==> flow/design.v <==
module chipmunk
	#(parameter addrSize = 12)
	(input clk,
	 input reset,
	 input [addrSize-1:0] startPC,
	 input [7:0] dataBus,
	 output [7:0] dataBusWrite,
	 output reg [addrSize-1:0] addrBus,
	 output weMem,
	 output done);
	reg [7:0] aReg;               
	reg [7:0] xReg;               
	reg [7:0] yReg;               
	reg [5:0] spReg;              
	reg [addrSize-1:0] pcReg;     
	reg [addrSize-1:0] pcRegAlt;  
	reg [addrSize-1:0] eaReg;     
	reg [7:0] dataReg;            
	wire [7:0] dataRegPlus = dataReg+1;  
	reg cFlagReg, zFlagReg, nFlagReg;
	reg [5:0] opcode;             
	reg [1:0] parameter_size;     
	reg [3:0] state;              
	reg finished;                 
	reg [7:0] dataBusOutput;        
	reg [3:0] nextState;            
	wire [7:0] addSubResult;        
	wire addSubCarryOut;
	wire [7:0] shifterResult;       
	wire shifterCarry;
	wire [7:0] bitOperationResult;  
	wire OpLoadA         = opcode[5:1] == 5'b00000;
	wire OpLoadX         = opcode[5:1] == 5'b00001;
	wire OpLoadY         = opcode[5:1] == 5'b00010;
	wire OpIncDecMem     = opcode[5:2] == 4'b0111 && opcode[0];
	wire OpRolRorMem     = (opcode == 6'b011001 || opcode == 6'b011011);
	wire OpIncDec        = opcode[5:1] == 5'b10101;
	wire OpInxDex        = opcode[5:1] == 5'b10110;
	wire OpInyDey        = opcode[5:1] == 5'b10111;
	wire OpSta           = opcode == 6'b100001;
	wire OpStx           = opcode == 6'b100011;
	wire OpSty           = opcode == 6'b100101;
	wire OpLdaY          = opcode == 6'b101000;
	wire OpStaY          = opcode == 6'b101001;
	wire OpIndexY        = opcode[5:1] == 5'b10100;  
	wire OpSetCarryFlag  = opcode[5:1] == 5'b00011;
	wire OpUseAdder      = opcode[5:3] == 3'b001;
	wire OpUseBitOp      = opcode[5:2] == 4'b0100;
	wire OpUseShifter    = opcode[5:2] == 4'b0110;
	wire OpAdderUseCarry = opcode[5:2] == 4'b0011;
	wire OpCpx           = opcode[5:1] == 5'b01011;
	wire OpCpy           = opcode == 6'b011100;
	wire OpDoCompare     = opcode[5:2] == 4'b0101 || OpCpy;
	wire OpSubtractInstead = OpDoCompare ||                           
	                         (opcode[5:3] == 3'b001 && opcode[1]) ||  
	                         (opcode[5:3] == 3'b101 && opcode[0]);    
	wire aluUseX         = OpCpx || OpInxDex;
	wire aluUseY         = OpCpy || OpInyDey;
	reg OpReadMemory;  
	wire OpReadMemory2   = dataBus[2] && !dataBus[7] && dataBus[7:2] != 6'b000111;  
	wire OpBranch        = opcode[5:3] == 3'b111;  
	wire flagsMatch      = (!opcode[2] && (!opcode[1] || (opcode[0] == nFlagReg)))     
                        || (opcode[2]  && ((!opcode[1] && (opcode[0] == zFlagReg))     
                                         || (opcode[1] && (opcode[0] == cFlagReg))));  
	wire BranchTaken     = OpBranch && flagsMatch;
	always @(posedge clk) begin
		if (!reset)
			finished <= 0;
		else if(state == 4'b0000 && dataBus == 8'h83)  
			finished <= 1;
	end
	always @(posedge clk) begin
		if (!reset)
			state <= 4'b0000;
		else 
			state <= nextState; 
	end
	always @(posedge clk) begin
		if (state == 4'b0000) begin
			opcode <= dataBus[7:2];
			parameter_size <= dataBus[1:0];
			eaReg <= 0;    
			OpReadMemory <= OpReadMemory2;
			dataReg <= (dataBus[7:3] == 5'b10101 || dataBus[7:3] == 5'b10110 || dataBus[7:3] == 5'b10111);
		end else if(state == 4'b0001) begin  
			dataReg <= dataBus;
			eaReg[7:0] <= dataBus;
		end else if(state == 4'b0010 || state == 4'b1111)  
			eaReg[addrSize-1:8] <= dataBus;
		else if(state == 4'b0101)  
			dataReg <= dataBus + (OpIncDecMem ? (opcode[1] ? 8'hff : 8'h01): 0);
		else if (state == 4'b0011 || state == 4'b0100)  
			eaReg <= eaReg + ((state == 4'b0100) ? yReg : xReg);
		else if (state == 4'b0111)  
			eaReg <= {{8{dataReg[7]}}, dataReg[7:0]} + pcReg;
		else if (state == 4'b1110)  
			eaReg[7:0] <= dataBus;
	end
	always @(posedge clk) begin
		if (!reset)
			spReg <= 6'b111111;
		else if (state == 4'b1100 ||
		        (state == 4'b0000 &&
					((dataBus[7:5] == 3'b110 && dataBus[2])  
					|| (dataBus[7:2] == 6'b100111))  
				))
			spReg <= spReg + 1'b1;  
		else if (state == 4'b1000 || state == 4'b1010 || state == 4'b1011)
			spReg <= spReg - 1'b1;  
	end
	wire [7:0] aluLeft = aluUseX ? xReg : (aluUseY ? yReg : aReg);
	assign { addSubCarryOut, addSubResult } = 
		OpAdderUseCarry ? (OpSubtractInstead ?  
			aluLeft + {1'b0, ~dataReg[7:0]} + cFlagReg
			: aluLeft + dataReg + cFlagReg)
		: (OpSubtractInstead ?  
			aluLeft + {1'b0, ~dataReg[7:0]} + 1'b1  
			: aluLeft + dataReg);
	assign bitOperationResult = opcode[1] ? (aReg ^ dataReg) : ~(aReg | dataReg);
	wire [7:0] shifterLeft = opcode[0] ? dataReg : aReg;
	assign shifterResult = opcode[1] ?  
			(shifterLeft >> 1) | ((opcode[0] && cFlagReg) ? 8'b10000000 : 8'b00000000)  
			:(shifterLeft << 1) | ((opcode[0] && cFlagReg) ? 8'b00000001 : 8'b00000000);
	assign shifterCarry = opcode[1] ? shifterLeft[0] : shifterLeft[7];
	always @(posedge clk) begin
		if (state == 4'b0110) begin
			if (OpLoadA || OpLdaY)  
				aReg <= dataReg;
			else if (OpUseAdder || OpIncDec)  
				aReg <= addSubResult;
			else if (OpUseBitOp)  
				aReg <= bitOperationResult;
			else if (OpUseShifter && !opcode[0])  
				aReg <= shifterResult;
			else if (opcode == 6'b100100 || opcode == 6'b100110)  
				aReg <= xReg;
		end else if(state == 4'b1001 && opcode[2:1] == 2'b01)  
			aReg <= dataBus;
	end
	always @(posedge clk) begin
		if (state == 4'b0110) begin
			if (OpLoadX)  
				xReg <= dataReg;
			else if(OpInxDex)  
				xReg <= addSubResult;
			else if (opcode == 6'b100010 || opcode == 6'b100110)  
				xReg <= aReg;
		end else if(state == 4'b1001 && opcode[2:1] == 2'b10)  
			xReg <= dataBus;
	end
	always @(posedge clk) begin
		if (state == 4'b0110) begin
			if (OpLoadY)  
				yReg <= dataReg;
			else if(OpInyDey)  
				yReg <= addSubResult;
		end else if(state == 4'b1001 && opcode[2:1] == 2'b11)  
			yReg <= dataBus;
	end
	always @(posedge clk) begin
		if (state == 4'b0110) begin
			if (OpSetCarryFlag)  
				cFlagReg <= opcode[0];
			else if (OpUseAdder || OpDoCompare || OpIncDec || OpInxDex || OpInyDey) begin  
				nFlagReg <= addSubResult[7];
				zFlagReg <= (addSubResult == 8'b00000000) ? 1 : 0;
				if (OpUseAdder || OpDoCompare)  
					cFlagReg <= addSubCarryOut;
			end else if(OpUseBitOp) begin
				nFlagReg <= bitOperationResult[7];
				zFlagReg <= (bitOperationResult == 8'b00000000) ? 1 : 0;
			end else if(OpUseShifter) begin
				nFlagReg <= shifterResult[7];
				zFlagReg <= (shifterResult == 8'b00000000) ? 1 : 0;
				cFlagReg <= shifterCarry;
			end else if(OpLoadA || OpLoadX || OpLoadY || OpIncDecMem) begin
				nFlagReg <= dataReg[7];
				zFlagReg <= (dataReg == 8'b00000000) ? 1 : 0;
			end
		end else if(state == 4'b1001 && opcode[2:1] == 2'b00)
			{nFlagReg, zFlagReg, cFlagReg} <= dataBus[2:0];
	end
	always @(posedge clk) begin
		if (!reset)
			pcReg <= startPC; 
		else if(state == 4'b0000 || state == 4'b0001 || state == 4'b0010)
			pcReg <= pcReg + 1'b1;
		else if(state == 4'b0110 && BranchTaken) begin
			pcRegAlt <= pcReg;                  
			pcReg <= eaReg;
		end else if(state == 4'b1100) begin
			pcRegAlt[7:0] <= dataBus;           
		end else if(state == 4'b1101) begin
			pcReg <= {pcRegAlt[7:0], dataBus};  
		end
	end
	always @* begin
		case (state)
			4'b0101, 4'b0110:  
				addrBus <= eaReg;
			4'b1000, 4'b1001, 4'b1010, 4'b1011, 4'b1100, 4'b1101: 
				addrBus <= { {(addrSize-9){1'b0}}, 1'b1, 1'b1, 1'b1, spReg };  
			4'b0000, 4'b0001, 4'b0010:  
				addrBus <= pcReg;
			4'b1110:
				addrBus <= {{(addrSize-8){1'b0}}, dataReg};
			4'b1111:
				addrBus <= {{(addrSize-8){1'b0}}, dataRegPlus};
			default:
				addrBus <= {addrSize{1'b0}};
		endcase
	end
	always @* begin
		if (state == 4'b0110 && (OpSta || OpStaY))
			dataBusOutput <= aReg;
		else if (state == 4'b0110 && OpStx)
			dataBusOutput <= xReg;
		else if (state == 4'b0110 && OpSty)
			dataBusOutput <= yReg;
		else if (state == 4'b0110 && OpRolRorMem)  
			dataBusOutput <= shifterResult;
		else if (state == 4'b0110 && OpIncDecMem)  
			dataBusOutput <= dataReg;
		else if (state == 4'b1000)  
			dataBusOutput <= (opcode[2:1] == 2'b00) ? {1'b0, 1'b0, 1'b0, 1'b0, 1'b0, nFlagReg, zFlagReg, cFlagReg} :
			                 (opcode[2:1] == 2'b01) ? aReg :
			                 (opcode[2:1] == 2'b10) ? xReg :
			                 yReg;
		else if (state == 4'b1010)
			dataBusOutput <= pcRegAlt[7:0];
		else if (state == 4'b1011)
			dataBusOutput <= { {(16-addrSize){1'b0}}, pcRegAlt[addrSize-1:8] };
		else
			dataBusOutput <= 8'b00000000;
	end
	wire writeCycle =  ((state == 4'b0110 && (OpSta || OpStx || OpSty || OpStaY || OpIncDecMem || OpRolRorMem)) || state == 4'b1000 || state == 4'b1010 || state == 4'b1011);
	assign weMem = !writeCycle;  
	assign dataBusWrite = dataBusOutput;  
	assign done = finished;
	always @* begin		
		case (state)
			4'b0000:
				nextState = (dataBus[7:2] == 6'b100111) ? 4'b1100 :
					((dataBus[7:5] == 3'b110 && !dataBus[2]) ? 4'b1000 : 
					((dataBus[7:5] == 3'b110 && dataBus[2]) ? 4'b1001 :
					(dataBus[0] || dataBus[1]) ? 4'b0001 :
					(OpReadMemory2 ? 4'b0101 : 4'b0110)));
			4'b0001:
				nextState = parameter_size[1] ? 4'b0010 :   
				           (OpReadMemory ? 4'b0101 :     
				           (OpBranch ? 4'b0111 :          
				           (OpIndexY ? 4'b1110 :                 
				           4'b0110)));                         
			4'b0010:
				nextState = parameter_size[0] ? 4'b0011 :         
				(OpReadMemory ? 4'b0101 :                
				(OpIndexY ? 4'b0100 :                             
				4'b0110));
			4'b0011:
				nextState = OpReadMemory ? 4'b0101 : 4'b0110;
			4'b0101, 4'b0111:               
				nextState = 4'b0110;
			4'b0110:
				nextState = (BranchTaken && opcode[2:0] == 3'b001) ? 4'b1010 : 4'b0000;  
			4'b1011, 4'b1101, 4'b1001, 4'b1000:
				nextState = 4'b0000;
			4'b0100:
				nextState = OpLdaY ? 4'b0101 : 4'b0110;
			4'b1100:
				nextState = 4'b1101;
			4'b1010:
				nextState = 4'b1011;
			4'b1110:  
				nextState = 4'b1111;
			4'b1111:  
				nextState = 4'b0100;
		endcase
	end
endmodule
**Reports on chipmunk**

Tool output for the design above, in the order of the flow.
Lines are those of the file above, counted from 1.
Operators carry their Yosys type and port widths (W data, S select, Z words).
Library cell names are shortened.
A cell with n/a has no value.

- Design top: chipmunk
- Clock input: clk
- Cell library: sky130hd
- Library corner: tt_025C_1v80

**After elaboration**

Source: Yosys, flattened and elaborated, memories not mapped. Widths are those after wreduce. Registers that Yosys merges into a memory's read port (data or address) are not register bits. Print and check cells do not count. Equal cells are merged and count once.

- Reductions and logical operators: 106
- Multiplexer cells: 106
- Add/subtract/negate cells: 12
- Bitwise logic cells: 8
- Equal/unequal tests: 70

Operators by type and width:

| kind | number |
|---|---|
| $mux W8 | 47 |
| $pmux W12 S5 | 1 |
| $mux W12 | 5 |
| $eq A6 B6 Y1 const B | 9 |
| $mux W4 | 13 |
| $pmux W4 S12 | 1 |
| $logic_or A1 B1 Y1 | 40 |
| $eq A5 B5 Y1 const B | 7 |
| $eq A4 B3 Y1 const B | 8 |
| $eq A4 B4 Y1 const B | 8 |
| $logic_not A8 Y1 | 4 |
| $logic_and A1 B1 Y1 | 28 |
| $mux W1 | 27 |
| $mux W9 | 3 |
| $ne A4 B4 Y1 const B | 5 |
| $eq A6 B5 Y1 const B | 3 |
| $add A8 B8 Y9 | 2 |
| $add A9 B1 Y9 | 2 |
| $not A8 Y8 | 2 |
| $reduce_and A3 Y1 | 5 |
| $add A12 B1 Y12 const B | 1 |
| $add A12 B12 Y12 | 1 |
| $add A12 B8 Y12 | 1 |
| $reduce_bool A2 Y1 | 6 |
| $eq A4 B2 Y1 const B | 3 |
| $mux W6 | 2 |
| $reduce_and A2 Y1 | 5 |
| $eq A5 B2 Y1 const B | 2 |

Other operator kinds: 40; their cells: 61.

- Register bits: 91
- Bits of input ports: 22
- Cells after elaboration: 320
- Output and inout port bits: 22

**Longest topological paths**

Depth = most cells in a row (Yosys ltp): at word level without a register or memory, in the mapped netlist without a sequential cell, where the memories' decode and read muxes count.

- Depth after elaboration: 13
- ABC_AREA: 0
- Depth in mapped cells: 23
- Depth with buffers taken out: 20

**Mapped cells and area**

Source: synth_stat.txt of the flow (Yosys; design flattened, memories mapped). It holds for the ABC_AREA given above (unset counts as 0); a run with the other value may have another netlist.
Totals and module areas in this step are rounded.

- Sequential part of the area: 2,743 sq um
- Mapped cells: 1,280
- Mapped area: 10,350 sq um
- Mapped flip-flops: 103
- Buffer cells: 90

Cells by type:

| type | number | area in all (sq um) |
|---|---|---|
| edfxtp_1 | 68 | 2.04E+03 |
| ha_1 | 61 | 763.232 |
| dfxtp_1 | 35 | 700.672 |
| mux2i_1 | 58 | 580.557 |
| a21oi_1 | 93 | 465.446 |
| o21ai_0 | 91 | 455.437 |
| nand2_1 | 119 | 446.678 |
| xnor2_1 | 49 | 429.162 |
| nor2_1 | 114 | 427.91 |
| mux2_2 | 28 | 315.302 |
| a211oi_1 | 34 | 255.245 |
| clkbuf_1 | 66 | 247.738 |
| nor3_1 | 43 | 215.206 |
| inv_1 | 57 | 213.955 |
| nand3_1 | 34 | 170.163 |
| a21o_1 | 19 | 142.637 |
| nor2b_1 | 22 | 137.632 |
| fa_1 | 6 | 120.115 |

Not listed: further types 72, cells in them 283.

**Worst setup path after synthesis**

Path of least setup slack by OpenSTA after synthesis, without wires, with an ideal clock, recovery checks aside; 20% of the period is set as input and as output delay. Where synthesis merged equal registers, the netlist keeps one of their names.

- Path kind: register to register
- From: register opcode[1]
- To: register nFlagReg
- Launch time at the first pin: 0 ps
- Delay of the path: 4,927 ps
- Clock period: 5,000 ps
- Setup time: 180 ps
- Setup slack: 72 ps
- Buffers on the path: 4
- Stages on the path: 20
- Required time: 4,820 ps
- Data arrival time: 4,747 ps
- Period reached after synthesis: 4,928 ps

"delay of the path" = arrival - input delay + setup time.
"stages on the path": output pins that drive a net of the path, with the launching flip-flop's if there is one; two outputs of one cell count as two.
"period reached after synthesis" is the clock period less the worst setup slack; recovery checks do not enter. This is arithmetic on one report: input and output delays are still those of the set period (20% each).
The rows between start and end are the longest chain of elaborated cells between them; the timing report does not say that the signal goes this way. Where chains are equally long, one stands for them.
A line is the first line of the expression or statement that the cell stems from. Yosys adds cells for indexed reads and writes and turns some case tables into memories.
At most two assigning lines are given for a register; there are more.
The path ends at the data pin of a flip-flop with enable; ways to the enable are not counted.

- Cells stage by stage: edfxtp_1 buf_2 buf_2 buf_2 o31ai_1 and3_1 clkbuf_1 mux2i_1 o21ai_0 ha_1 fa_1 xor2_2 o2111ai_1 or4_4 o31a_1 nor3_1 o21ba_1 or2_1 mux2_1 o311ai_1
- Cells in the longest elaborated chain: 11
- Elaborated cells on any way between the ends: 43
- Those cells by class: add/sub (5); eq/ne (8); mux (14); reduce/logical (16)

Ends and longest elaborated chain, after synthesis:

| element | line | RTL |
|---|---|---|
| start: declaration | 21 | `reg [5:0] opcode;` |
| start: assignment | 80 | `opcode <= dataBus[7:2];` |
| $eq A6 B5 Y1 | 52 | `wire OpCpy = opcode == 6'b011100;` |
| $logic_or A1 B1 Y1 | 58 | `wire aluUseY = OpCpy \|\| OpInyDey;` |
| $mux W8 x2 | 111 | `wire [7:0] aluLeft = aluUseX ? xReg : (aluUseY ? yReg : aReg);` |
| $add A8 B8 Y9 | 117 | `aluLeft + {1'b0, ~dataReg[7:0]} + 1'b1` |
| $add A9 B1 Y9 | 117 |  |
| $mux W9 | 116 | `: (OpSubtractInstead ?` |
| $mux W9 | 113 | `OpAdderUseCarry ? (OpSubtractInstead ?` |
| $mux W1 | 164 | `else if (OpUseAdder \|\| OpDoCompare \|\| OpIncDec \|\| OpInxDex \|\| OpInyDey) begin` |
| $mux W1 | 162 | `if (OpSetCarryFlag)` |
| $mux W1 | 161 | `if (state == 4'b0110) begin` |
| end: assignment | 165 | `nFlagReg <= addSubResult[7];` |
| end: assignment | 170 | `nFlagReg <= bitOperationResult[7];` |
| end: declaration | 20 | `reg cFlagReg, zFlagReg, nFlagReg;` |

**Worst path after layout**

From the final timing report of flow run A: the path of least setup slack in the routed layout; clock arrival at registers is part of the times.
The report prints the path's times to 10 ps; the period is as set.

- Path kind: register to register
- From: register opcode[5]
- To: register aReg[7]
- Data arrival time: 4,790 ps
- Required time: 4,950 ps
- Stages on the path: 20
- Launch time at the first pin: 390 ps
- Setup slack: 160 ps
- Buffers on the path: 3
- Clock period: 4,790 ps
- Setup time: 230 ps

The rows between start and end are the longest chain of elaborated cells between them; the timing report does not say that the signal goes this way. Where chains are equally long, one stands for them.
At most two assigning lines are given for a register; there are more.
The path ends at the data pin of a flip-flop with enable; ways to the enable are not counted.

- Cells stage by stage: edfxtp_1 nand2b_4 o31ai_2 and3_4 buf_12 mux2i_1 nor2_1 a21o_1 buf_6 fa_2 a211oi_4 buf_6 o2111ai_2 or4_4 o31a_1 nor3_2 o21ba_2 o21ai_1 nor2b_1 a31o_1
- Cells in the longest elaborated chain: 11
- Elaborated cells on any way between the ends: 42
- Those cells by class: add/sub (5); eq/ne (14); mux (11); reduce/logical (12)

Ends and longest elaborated chain, post-layout:

| element | line | RTL |
|---|---|---|
| start: declaration | 21 | `reg [5:0] opcode;` |
| start: assignment | 80 | `opcode <= dataBus[7:2];` |
| $eq A6 B5 Y1 | 52 | `wire OpCpy = opcode == 6'b011100;` |
| $logic_or A1 B1 Y1 | 58 | `wire aluUseY = OpCpy \|\| OpInyDey;` |
| $mux W8 x2 | 111 | `wire [7:0] aluLeft = aluUseX ? xReg : (aluUseY ? yReg : aReg);` |
| $add A8 B8 Y9 | 117 | `aluLeft + {1'b0, ~dataReg[7:0]} + 1'b1` |
| $add A9 B1 Y9 | 117 |  |
| $mux W9 | 116 | `: (OpSubtractInstead ?` |
| $mux W9 | 113 | `OpAdderUseCarry ? (OpSubtractInstead ?` |
| $mux W8 | 129 | `else if (OpUseAdder \|\| OpIncDec)` |
| $mux W8 | 127 | `if (OpLoadA \|\| OpLdaY)` |
| $mux W8 | 126 | `if (state == 4'b0110) begin` |
| end: assignment | 128 | `aReg <= dataReg;` |
| end: assignment | 130 | `aReg <= addSubResult;` |
| end: declaration | 11 | `reg [7:0] aReg;` |

Appendix: measured runs

Below are 4 stored runs of the flow (Yosys, OpenROAD; platform sky130hd) on chipmunk, each with its settings and what was measured, unordered. Constraints: input delay and output delay 20% of the set period each, output load 0.01 pF.
"period achieved" = clock period - worst setup slack. The figure is calculated, with input and output delays left at 20% of the set period.
"time of the worst setup path" is the time allowed to the run's worst setup path (the clock period less input and output delay, where it has them) less its slack. Clock arrival times count: a late capture clock shortens it, a late launch clock lengthens it.
"power" is the tool's figure for a default switching activity; nothing was simulated.
"time of the worst setup path" is known to 10 ps.
Values from the reports are rounded here.

### Flow run A

==> flow/run.sh <==
#!/bin/bash
# the make line also repeats the synthesis and layout settings of config.mk as NAME=value (left out here)
make -C /OpenROAD-flow-scripts/flow DESIGN_CONFIG=/design/flow/config.mk WORK_HOME=/design/flow/orfs CLKGATE_MAP_FILE= finish
==> flow/config.mk <==
export PLATFORM = sky130hd
export DESIGN_NAME = chipmunk
export DESIGN_NICKNAME = chipmunk
export VERILOG_FILES = /design/flow/design.v
export SDC_FILE = /design/flow/constraint.sdc
export NUM_CORES = 4
export LEC_CHECK = 0
export CAP_MARGIN = 15
export CELL_PAD_IN_SITES_DETAIL_PLACEMENT = 0
export CELL_PAD_IN_SITES_GLOBAL_PLACEMENT = 2
export CORE_ASPECT_RATIO = 0.63
export CORE_MARGIN = 10
export CORE_UTILIZATION = 24
export CTS_CLUSTER_DIAMETER = 228
export CTS_CLUSTER_SIZE = 16
export MAX_ROUTING_LAYER = met5
export MIN_ROUTING_LAYER = met1
export PLACE_DENSITY = 0.41
export SLEW_MARGIN = 30
export TNS_END_PERCENT = 20
==> flow/constraint.sdc <==
create_clock -name core_clock -period 4.79 [get_ports {clk}]
set_input_delay 0.9580 -clock core_clock [delete_from_list [all_inputs] [get_ports {clk}]]
set_output_delay 0.9580 -clock core_clock [all_outputs]
set_load 0.01 [all_outputs]

Results of flow run A:
- Period achieved: 4,626 ps
- Total negative setup slack: 0 ps
- Power: 3,698 µW
- Worst hold slack in the final report: 480 ps
- Time of the worst setup path: 4,630 ps
- Critical path type: register to register
- Total die area: 52,070 sq um
- Final utilization: 30.2 %
- Chip area in the Yosys report: 10,350 sq um
- Worst slack on setup checks: 164 ps
- Standard-cell area after layout: 12,880 sq um

### Flow run B

==> flow/run.sh <==
#!/bin/bash
# the make line also repeats the synthesis and layout settings of config.mk as NAME=value (left out here)
make -C /OpenROAD-flow-scripts/flow DESIGN_CONFIG=/design/flow/config.mk WORK_HOME=/design/flow/orfs CLKGATE_MAP_FILE= finish
==> flow/config.mk <==
export PLATFORM = sky130hd
export DESIGN_NAME = chipmunk
export DESIGN_NICKNAME = chipmunk
export VERILOG_FILES = /design/flow/design.v
export SDC_FILE = /design/flow/constraint.sdc
export NUM_CORES = 4
export LEC_CHECK = 0
export CAP_MARGIN = 15
export CELL_PAD_IN_SITES_DETAIL_PLACEMENT = 0
export CELL_PAD_IN_SITES_GLOBAL_PLACEMENT = 2
export CORE_ASPECT_RATIO = 1.88
export CORE_MARGIN = 2
export CORE_UTILIZATION = 24
export CTS_CLUSTER_DIAMETER = 228
export CTS_CLUSTER_SIZE = 66
export HOLD_SLACK_MARGIN = 0.1
export MAX_ROUTING_LAYER = met5
export PLACE_DENSITY = 0.41
export SLEW_MARGIN = 30
export TNS_END_PERCENT = 20
==> flow/constraint.sdc <==
create_clock -name core_clock -period 4.79 [get_ports {clk}]
set_input_delay 0.9580 -clock core_clock [delete_from_list [all_inputs] [get_ports {clk}]]
set_output_delay 0.9580 -clock core_clock [all_outputs]
set_load 0.01 [all_outputs]

Results of flow run B:
- Period achieved: 4,554 ps
- Total negative setup slack: 0 ps
- Power: 3,697 µW
- Worst hold slack in the final report: 484 ps
- Time of the worst setup path: 4,550 ps
- Critical path type: register to register
- Total die area: 44,900 sq um
- Final utilization: 30.0 %
- Chip area in the Yosys report: 10,350 sq um
- Worst slack on setup checks: 236 ps
- Standard-cell area after layout: 12,790 sq um

### Flow run C

==> flow/run.sh <==
#!/bin/bash
# the make line also repeats the synthesis and layout settings of config.mk as NAME=value (left out here)
make -C /OpenROAD-flow-scripts/flow DESIGN_CONFIG=/design/flow/config.mk WORK_HOME=/design/flow/orfs CLKGATE_MAP_FILE= finish
==> flow/config.mk <==
export PLATFORM = sky130hd
export DESIGN_NAME = chipmunk
export DESIGN_NICKNAME = chipmunk
export VERILOG_FILES = /design/flow/design.v
export SDC_FILE = /design/flow/constraint.sdc
export NUM_CORES = 4
export LEC_CHECK = 0
export CAP_MARGIN = 20
export CELL_PAD_IN_SITES_DETAIL_PLACEMENT = 1
export CELL_PAD_IN_SITES_GLOBAL_PLACEMENT = 3
export CORE_ASPECT_RATIO = 1.1
export CORE_MARGIN = 8
export CORE_UTILIZATION = 40
export CTS_CLUSTER_SIZE = 76
export GPL_ROUTABILITY_DRIVEN = 0
export GPL_TIMING_DRIVEN = 0
export HOLD_SLACK_MARGIN = 0.23
export MAX_ROUTING_LAYER = met5
export PLACE_DENSITY = 0.78
export SETUP_SLACK_MARGIN = 0.03
export SLEW_MARGIN = 20
==> flow/constraint.sdc <==
create_clock -name core_clock -period 5.0 [get_ports {clk}]
set_input_delay 1.0000 -clock core_clock [delete_from_list [all_inputs] [get_ports {clk}]]
set_output_delay 1.0000 -clock core_clock [all_outputs]
set_load 0.01 [all_outputs]

Results of flow run C:
- Period achieved: 4,905 ps
- Total negative setup slack: 0 ps
- Power: 3,346 µW
- Worst hold slack in the final report: 501 ps
- Time of the worst setup path: 4,900 ps
- Critical path type: register to register
- Total die area: 31,290 sq um
- Final utilization: 47.7 %
- Chip area in the Yosys report: 10,350 sq um
- Worst slack on setup checks: 95 ps
- Standard-cell area after layout: 12,080 sq um

### Flow run D

==> flow/run.sh <==
#!/bin/bash
# the make line also repeats the synthesis and layout settings of config.mk as NAME=value (left out here)
make -C /OpenROAD-flow-scripts/flow DESIGN_CONFIG=/design/flow/config.mk WORK_HOME=/design/flow/orfs CLKGATE_MAP_FILE= finish
==> flow/config.mk <==
export PLATFORM = sky130hd
export DESIGN_NAME = chipmunk
export DESIGN_NICKNAME = chipmunk
export VERILOG_FILES = /design/flow/design.v
export SDC_FILE = /design/flow/constraint.sdc
export NUM_CORES = 4
export LEC_CHECK = 0
export CAP_MARGIN = 20
export CORE_MARGIN = 2
export CORE_UTILIZATION = 40
export SETUP_SLACK_MARGIN = 1.34
export SLEW_MARGIN = 20
==> flow/constraint.sdc <==
create_clock -name core_clock -period 4.69 [get_ports {clk}]
set_input_delay 0.9380 -clock core_clock [delete_from_list [all_inputs] [get_ports {clk}]]
set_output_delay 0.9380 -clock core_clock [all_outputs]
set_load 0.01 [all_outputs]

Results of flow run D:
- Period achieved: 4,351 ps
- Total negative setup slack: 0 ps
- Power: 3,680 µW
- Worst hold slack in the final report: 485 ps
- Time of the worst setup path: 4,350 ps
- Critical path type: register to register
- Total die area: 27,180 sq um
- Final utilization: 50.7 %
- Chip area in the Yosys report: 10,350 sq um
- Worst slack on setup checks: 339 ps
- Standard-cell area after layout: 12,830 sq um
